==> flow/design.v <==
module FAdd(
    input rst,
    input clk,
    input  [31:0]               a,
    input  [31:0]               b,
    output reg [31:0]           c,
    output reg [2:0]           state
);
    parameter NAN = 32'b01111111100000000000000000000001;  
    parameter ZERO = 32'b0;  
    wire a_s = a[31];
    wire b_s = b[31];
    wire [7:0] a_e = a[30:23];
    wire [7:0] b_e = b[30:23];
    wire [22:0] a_m = a[22:0];
    wire [22:0] b_m = b[22:0];
    wire a_e_max = a_e == 8'b11111111;
    wire b_e_max = b_e == 8'b11111111;
    wire a_e_min = a_e == 8'b0;
    wire b_e_min = b_e == 8'b0;
    wire a_m_min = a_m == 23'b0;
    wire b_m_min = b_m == 23'b0;
    wire a_inf = a_e_max & a_m_min;
    wire b_inf = b_e_max & b_m_min;
    wire a_nan = a_e_max & ~a_m_min;
    wire b_nan = b_e_max & ~b_m_min;
    wire a_zero = a_e_min & a_m_min;
    wire b_zero = b_e_min & b_m_min;
    wire a_denorm = a_e_min & ~a_m_min;
    wire b_denorm = b_e_min & ~b_m_min;
    wire inverse = (a_s ^ b_s) & (a_e == b_e) & (a_m == b_m);
    wire special_case = a_nan | b_nan | a_inf | b_inf | a_zero | b_zero | inverse;
    wire [31:0] special_output = (a_nan | b_nan) ? NAN :
    a_inf ? ((b_inf & (a_s ^ b_s)) ? NAN : a) :
    b_inf ? b :
    a_zero ? ((b_zero & (a_s ^ b_s) ? ZERO : b)) :
    b_zero ? a :
    inverse ? ZERO : 32'hffffffff;
    reg a_sign;
    reg b_sign;
    reg [26:0] a_add;
    reg [26:0] b_add;
    reg [7:0] a_exp;
    reg [7:0] b_exp;
    parameter READ = 3'd0,
    ALIGN = 3'd1,
    ADD = 3'd2,
    NORM = 3'd3,
    DENORM = 3'd4,
    ROUND = 3'd5,
    PACK = 3'd6,
    OUTPUT = 3'd7;
    reg c_sign;
    reg[27:0] c_add;
    reg[7:0] c_exp;
always @(posedge clk) begin
if (!rst) begin
    state <= READ;
end
else begin
case (state)
READ: begin
    a_sign <= a_s;
    b_sign <= b_s;
    a_add <= {~a_denorm, a_m, 3'b0};
    b_add <= {~b_denorm, b_m, 3'b0};
    a_exp <= a_denorm ? 8'b1 : a_e;
    b_exp <= b_denorm ? 8'b1 : b_e;
    c <= special_output;
    state <= special_case ? OUTPUT : ALIGN;
end
ALIGN: begin
    if (a_exp > b_exp) begin
        b_exp <= b_exp + 1;
        b_add <= b_add >> 1;
        b_add[0] <= b_add[0] | b_add[1];  
    end else if (a_exp < b_exp) begin
        a_exp <= a_exp + 1;
        a_add <= a_add >> 1;
        a_add[0] <= a_add[0] | a_add[1];
    end else begin
        state <= ADD;
    end
end
ADD: begin
    c_exp <= a_exp;
    if (a_sign == b_sign) begin
        c_add <= a_add + b_add;
        c_sign <= a_sign;
    end else if (a_add > b_add) begin
        c_add <= a_add - b_add;
        c_sign <= a_sign;
    end else begin
        c_add <= b_add - a_add;
        c_sign <= b_sign;
    end
    state <= NORM;
end
NORM: begin
    if (c_add[27]) begin  
        c_exp <= c_exp + 1;
        c_add <= c_add >> 1;
        c_add[0] <= c_add[0] | c_add[1];
    end else if (~c_add[26] & c_exp != 8'b0) begin  
        c_exp <= c_exp - 1;
        c_add <= c_add << 1;
    end else begin
        state <= DENORM;
    end
end
DENORM: begin
    if (c_exp == 8'b0) begin  
        c_exp <= c_exp + 1;
        c_add <= c_add >> 1;
        c_add[0] <= c_add[0] | c_add[1];
    end
    state <= ROUND;
end
ROUND: begin
    if (c_add[2] & (c_add[1] | c_add[0] | c_add[3])) begin
        c_add <= c_add + 4'b1000;
    end
    state <= PACK;
end
PACK: begin
    c[31] <= c_sign;
    c[22:0] <= c_add[25:3];
    if (c_exp == 8'b11111111) begin  
        c[30:0] <= {8'b11111111, 23'b0};
    end else if (c_add[27]) begin  
        c[30:23] <= c_exp + 1;
    end else if (~c_add[26]) begin  
        c[30:23] <= c_exp - 1;
    end else begin
        c[30:23] <= c_exp;
    end
    state <= OUTPUT;
end
OUTPUT: begin
end
endcase
end
end
endmodule
Step by step through the tools: FAdd

Tool output for the design above, in the order of the flow.
Lines are those of the file above, counted from 1.
Operators: Yosys type, input widths -> output width; for muxes data width and select width s.
Library cell names are shortened.
Not given: n/a

Design top: FAdd
Clock: clk
Library: sky130hd
Corner: tt_025C_1v80

Elaborated design

Source: Yosys, flattened and elaborated, memories not mapped. Widths are those after wreduce. Registers that Yosys merges into a memory's read port (data or address) are not register bits. Print and check cells do not count. Equal cells are merged and count once.

Order comparisons: 3
Eq/ne operators: 21
Shifts and indexed selects: 0
Muxes and demuxes: 58
Reductions and logical operators: 21
Divide/modulo/power cells: 0
Add/subtract/negate cells: 8
Bitwise operators: 30
Multiply operators: 0

Operators with widths:

| operator              | count |
| $mux 32               | 8 |
| $mux 27               | 6 |
| $pmux 27 s4           | 1 |
| $pmux 26 s2           | 2 |
| $mux 8                | 11 |
| $mux 26               | 3 |
| $sub 27x27->28        | 2 |
| $pmux 8 s2            | 3 |
| $logic_not 23->1      | 2 |
| $pmux 23 s2           | 1 |
| $add 27x27->28        | 1 |
| $add 28x4->28 const B | 1 |
| $gt 27x27->1          | 1 |
| $add 8x1->8 const B   | 3 |
| $eq 8x8->1 const B    | 3 |
| $logic_not 8->1       | 3 |
| $pmux 8 s3            | 1 |
| $eq 23x23->1          | 1 |
| $mux 23               | 1 |
| $pmux 3 s7            | 1 |
| $ne 2x2->1 const B    | 8 |
| $mux 3                | 5 |
| $and 1x1->1           | 14 |
| $reduce_and 4->1      | 3 |
| $mux 1                | 11 |
| $or 1x1->1            | 10 |
| $reduce_and 5->1      | 2 |
| $eq 3x3->1 const B    | 3 |

Not listed: further kinds 20, cells in them 30.

Memories: 0
Input port bits: 66
Word width x clocked read ports: 0
Memory bits (writable): 0
Bits in latches: 0
Output and inout bits: 35
Register bits: 144
Bits in read-only memories: 0

Depth

Depth = most cells in a row (Yosys ltp): at word level without a register or memory, in the mapped netlist without a sequential cell, where the memories' decode and read muxes count.

Depth in word-level cells: 11
ABC_AREA: 1
Gate-level depth with buffers: 19

After synthesis

Source: synth_stat.txt of the flow (Yosys; design flattened, memories mapped). It holds for the ABC_AREA given above (unset counts as 0); a run with the other value may have another netlist.
Totals and module areas in this step are rounded.

Cell types:

| cell type | count |
| edfxtp_1  | 141 |
| nand2_1   | 926 |
| inv_1     | 423 |
| ha_1      | 96 |
| nand3_1   | 143 |
| o21ai_0   | 133 |
| a21oi_1   | 118 |
| nor2_1    | 155 |
| xor2_1    | 55 |
| nand4_1   | 62 |
| buf_2     | 36 |
| nor3_1    | 32 |
| o22ai_1   | 17 |
| clkbuf_1  | 26 |
| buf_4     | 12 |
| nor2_2    | 13 |
| o221ai_1  | 9 |
| xnor2_1   | 9 |

Not listed: further types 31, cells in them 108.

Mapped area: 15,620 µm²
Cells in the netlist: 2,514
Area of sequential cells: 4,294 µm²
Flip-flops: 144
Buffer cells: 78

Worst setup path after synthesis

Source: OpenSTA report_checks on the synthesized netlist (no wires, ideal clock, input and output delay 20% of the period each), path of least setup slack; recovery checks are left aside. Register names are those of the netlist, which keeps one name where synthesis merged equal registers.

Path type: in2reg
From: in rst
To: reg c_add[10]
Library setup time: 0.466 ns
Setup slack: 5.015 ns
Input delay: 2.000 ns
Clock period: 10.0 ns
Arrival: 4.520 ns
Path buffers: 0
Data required time: 9.534 ns
Stages on the path: 2
Delay of the path: 2.986 ns
Launch time at the first pin: 2.000 ns
Synthesis period reached: 4.985 ns

"delay of the path" is the arrival time less input delay plus setup time.
"stages on the path": output pins that drive a net of the path, with the launching flip-flop's if there is one; two outputs of one cell count as two.
"synthesis period reached" is the clock period less the worst setup slack; recovery checks do not enter. This is arithmetic on one report: input and output delays are still those of the set period (20% each).
The rows between start and end are the longest chain of elaborated cells between them; the timing report does not say that the signal goes this way. Where chains are equally long, one stands for them.
Each line given opens the expression or statement behind the cell; cells for indexed reads and writes are added by Yosys, which also makes memories of some case tables.
A register here has more assigning lines than the two given.

Path through: inv_1 nor4_1
Length of the longest elaborated chain: 1
Elaborated cells on any way between the ends: 1
RTL lines with such cells: 0

Ends and longest elaborated chain, post-synthesis:

| what             | RTL line | RTL |
| start, declared  | 2        | `input rst,` |
| $reduce_and 5->1 | n/a      |  |
| end, assigned    | 88       | `c_add <= a_add + b_add;` |
| end, assigned    | 91       | `c_add <= a_add - b_add;` |
| end, declared    | 54       | `reg[27:0] c_add;` |

Path in the finished layout

Path of least setup slack in the final report of job 1 (OpenROAD, finished layout, wires in). Where an end is a register, its clock arrival counts in the times.

Path type: reg2reg
From: reg b_add[23]
To: reg c_add[21]
Clock period: 3.3 ns
Path buffers: 5
Data required time: 3.50 ns
Library setup time: 0.24 ns
Launch time at the first pin: 0.44 ns
Arrival: 2.95 ns
Setup slack: 0.55 ns
Stages on the path: 19

The rows between start and end are the longest chain of elaborated cells between them; the timing report does not say that the signal goes this way. Where chains are equally long, one stands for them.
A register here has more assigning lines than the two given.

Path through: edfxtp_1 ha_4 buf_8 a21oi_4 nand2_2 nand2_2 nand2_4 a21oi_4 buf_6 a21boi_4 buf_12 buf_12 buf_6 nand2_2 nand2_1 nand2_1 nand2_2 nand2_2 nand2_1
Length of the longest elaborated chain: 4
Elaborated cells on any way between the ends: 4
RTL lines with such cells: 3

Ends and longest elaborated chain, after layout:

| what            | RTL line | RTL |
| start, declared | 42       | `reg [26:0] b_add;` |
| start, assigned | 66       | `b_add <= {~b_denorm, b_m, 3'b0};` |
| start, assigned | 75       | `b_add <= b_add >> 1;` |
| $gt 27x27->1    | 90       | `end else if (a_add > b_add) begin` |
| $mux 27         | 90       |  |
| $mux 27         | 87       | `if (a_sign == b_sign) begin` |
| $pmux 27 s4     | 61       | `case (state)` |
| end, assigned   | 88       | `c_add <= a_add + b_add;` |
| end, assigned   | 91       | `c_add <= a_add - b_add;` |
| end, declared   | 54       | `reg[27:0] c_add;` |

==> runs of FAdd <==
FAdd through Yosys and OpenROAD on sky130hd: 4 stored runs, unordered, with their settings and measured results. The constraints put input and output delay at 20% of the set period each and load the outputs with 0.01 pF.
"allowed time less slack (worst setup path)": the worst setup path's part of the clock period (all of it between registers, 20% less for each end at a port) less its slack. A launch clock that arrives late makes it longer, a capture clock that arrives late makes it shorter.
"power consumption" is the tool's figure for a default switching activity; nothing was simulated.
Measured values are rounded.

## Job 1

==> flow/run.sh <==
#!/bin/bash
# the make line also repeats the synthesis and layout settings of config.mk as NAME=value (left out here)
make -C /OpenROAD-flow-scripts/flow DESIGN_CONFIG=/design/flow/config.mk WORK_HOME=/design/flow/orfs CLKGATE_MAP_FILE= finish
==> flow/config.mk <==
export PLATFORM = sky130hd
export DESIGN_NAME = FAdd
export DESIGN_NICKNAME = FAdd
export VERILOG_FILES = /design/flow/design.v
export SDC_FILE = /design/flow/constraint.sdc
export NUM_CORES = 4
export LEC_CHECK = 0
export ABC_AREA = 1
export CAP_MARGIN = 40
export CELL_PAD_IN_SITES_DETAIL_PLACEMENT = 0
export CORE_ASPECT_RATIO = 0.67
export CORE_MARGIN = 10
export CORE_UTILIZATION = 40
export CTS_CLUSTER_DIAMETER = 181
export GPL_ROUTABILITY_DRIVEN = 1
export GPL_TIMING_DRIVEN = 1
export HOLD_SLACK_MARGIN = 0.04
export MAX_ROUTING_LAYER = met4
export MIN_ROUTING_LAYER = met1
export PLACE_DENSITY_LB_ADDON = 0.27
export SETUP_SLACK_MARGIN = 0.67
export SLEW_MARGIN = 20
==> flow/constraint.sdc <==
create_clock -name core_clock -period 3.3 [get_ports {clk}]
set_input_delay 0.6600 -clock core_clock [delete_from_list [all_inputs] [get_ports {clk}]]
set_output_delay 0.6600 -clock core_clock [all_outputs]
set_load 0.01 [all_outputs]

| result of job 1 | value |
|---|---|
| area of the synthesized netlist | 15,620 µm² |
| die size | 47,520 µm² |
| standard-cell area of the final layout | 20,370 µm² |
| setup slack of the worst path | 0.552 ns |
| worst hold slack after layout | 0.547 ns |
| power consumption | 0.01957 W |
| allowed time less slack (worst setup path) | 2.75 ns |
| critical path type | reg2reg |

## Job 2

==> flow/run.sh <==
#!/bin/bash
# the make line also repeats the synthesis and layout settings of config.mk as NAME=value (left out here)
make -C /OpenROAD-flow-scripts/flow DESIGN_CONFIG=/design/flow/config.mk WORK_HOME=/design/flow/orfs CLKGATE_MAP_FILE= finish
==> flow/config.mk <==
export PLATFORM = sky130hd
export DESIGN_NAME = FAdd
export DESIGN_NICKNAME = FAdd
export VERILOG_FILES = /design/flow/design.v
export SDC_FILE = /design/flow/constraint.sdc
export NUM_CORES = 4
export LEC_CHECK = 0
export ABC_AREA = 1
export CAP_MARGIN = 20
export CORE_ASPECT_RATIO = 1.03
export CORE_MARGIN = 8
export CORE_UTILIZATION = 40
export CTS_CLUSTER_DIAMETER = 244
export GPL_ROUTABILITY_DRIVEN = 0
export GPL_TIMING_DRIVEN = 0
export MIN_ROUTING_LAYER = met1
export PLACE_DENSITY_LB_ADDON = 0.27
export SETUP_SLACK_MARGIN = 0.19
export SLEW_MARGIN = 20
==> flow/constraint.sdc <==
create_clock -name core_clock -period 3.3 [get_ports {clk}]
set_input_delay 0.6600 -clock core_clock [delete_from_list [all_inputs] [get_ports {clk}]]
set_output_delay 0.6600 -clock core_clock [all_outputs]
set_load 0.01 [all_outputs]

| result of job 2 | value |
|---|---|
| area of the synthesized netlist | 15,620 µm² |
| die size | 45,640 µm² |
| standard-cell area of the final layout | 18,220 µm² |
| setup slack of the worst path | 0.267 ns |
| worst hold slack after layout | 0.563 ns |
| power consumption | 0.01614 W |
| allowed time less slack (worst setup path) | 3.03 ns |
| critical path type | reg2reg |

## Job 3

==> flow/run.sh <==
#!/bin/bash
# the make line also repeats the synthesis and layout settings of config.mk as NAME=value (left out here)
make -C /OpenROAD-flow-scripts/flow DESIGN_CONFIG=/design/flow/config.mk WORK_HOME=/design/flow/orfs CLKGATE_MAP_FILE= finish
==> flow/config.mk <==
export PLATFORM = sky130hd
export DESIGN_NAME = FAdd
export DESIGN_NICKNAME = FAdd
export VERILOG_FILES = /design/flow/design.v
export SDC_FILE = /design/flow/constraint.sdc
export NUM_CORES = 4
export LEC_CHECK = 0
export ABC_AREA = 1
export CAP_MARGIN = 20
export CELL_PAD_IN_SITES_DETAIL_PLACEMENT = 2
export CORE_MARGIN = 6
export CORE_UTILIZATION = 23
export PLACE_DENSITY = 0.79
export SETUP_SLACK_MARGIN = -0.24
export SLEW_MARGIN = 10
==> flow/constraint.sdc <==
create_clock -name core_clock -period 3.73 [get_ports {clk}]
set_input_delay 0.7460 -clock core_clock [delete_from_list [all_inputs] [get_ports {clk}]]
set_output_delay 0.7460 -clock core_clock [all_outputs]
set_load 0.01 [all_outputs]

Job 3: unfinished; error GRT-0116 in routing

## Job 4

==> flow/run.sh <==
#!/bin/bash
# the make line also repeats the synthesis and layout settings of config.mk as NAME=value (left out here)
make -C /OpenROAD-flow-scripts/flow DESIGN_CONFIG=/design/flow/config.mk WORK_HOME=/design/flow/orfs CLKGATE_MAP_FILE= finish
==> flow/config.mk <==
export PLATFORM = sky130hd
export DESIGN_NAME = FAdd
export DESIGN_NICKNAME = FAdd
export VERILOG_FILES = /design/flow/design.v
export SDC_FILE = /design/flow/constraint.sdc
export NUM_CORES = 4
export LEC_CHECK = 0
export CAP_MARGIN = 20
export CELL_PAD_IN_SITES_GLOBAL_PLACEMENT = 2
export CORE_ASPECT_RATIO = 0.84
export CORE_MARGIN = 2
export CORE_UTILIZATION = 61
export CTS_CLUSTER_DIAMETER = 328
export GPL_TIMING_DRIVEN = 0
export SLEW_MARGIN = 10
==> flow/constraint.sdc <==
create_clock -name core_clock -period 10.0 [get_ports {clk}]
set_input_delay 2.0000 -clock core_clock [delete_from_list [all_inputs] [get_ports {clk}]]
set_output_delay 2.0000 -clock core_clock [all_outputs]
set_load 0.01 [all_outputs]

Job 4: unfinished; error GPL-0301 in placement
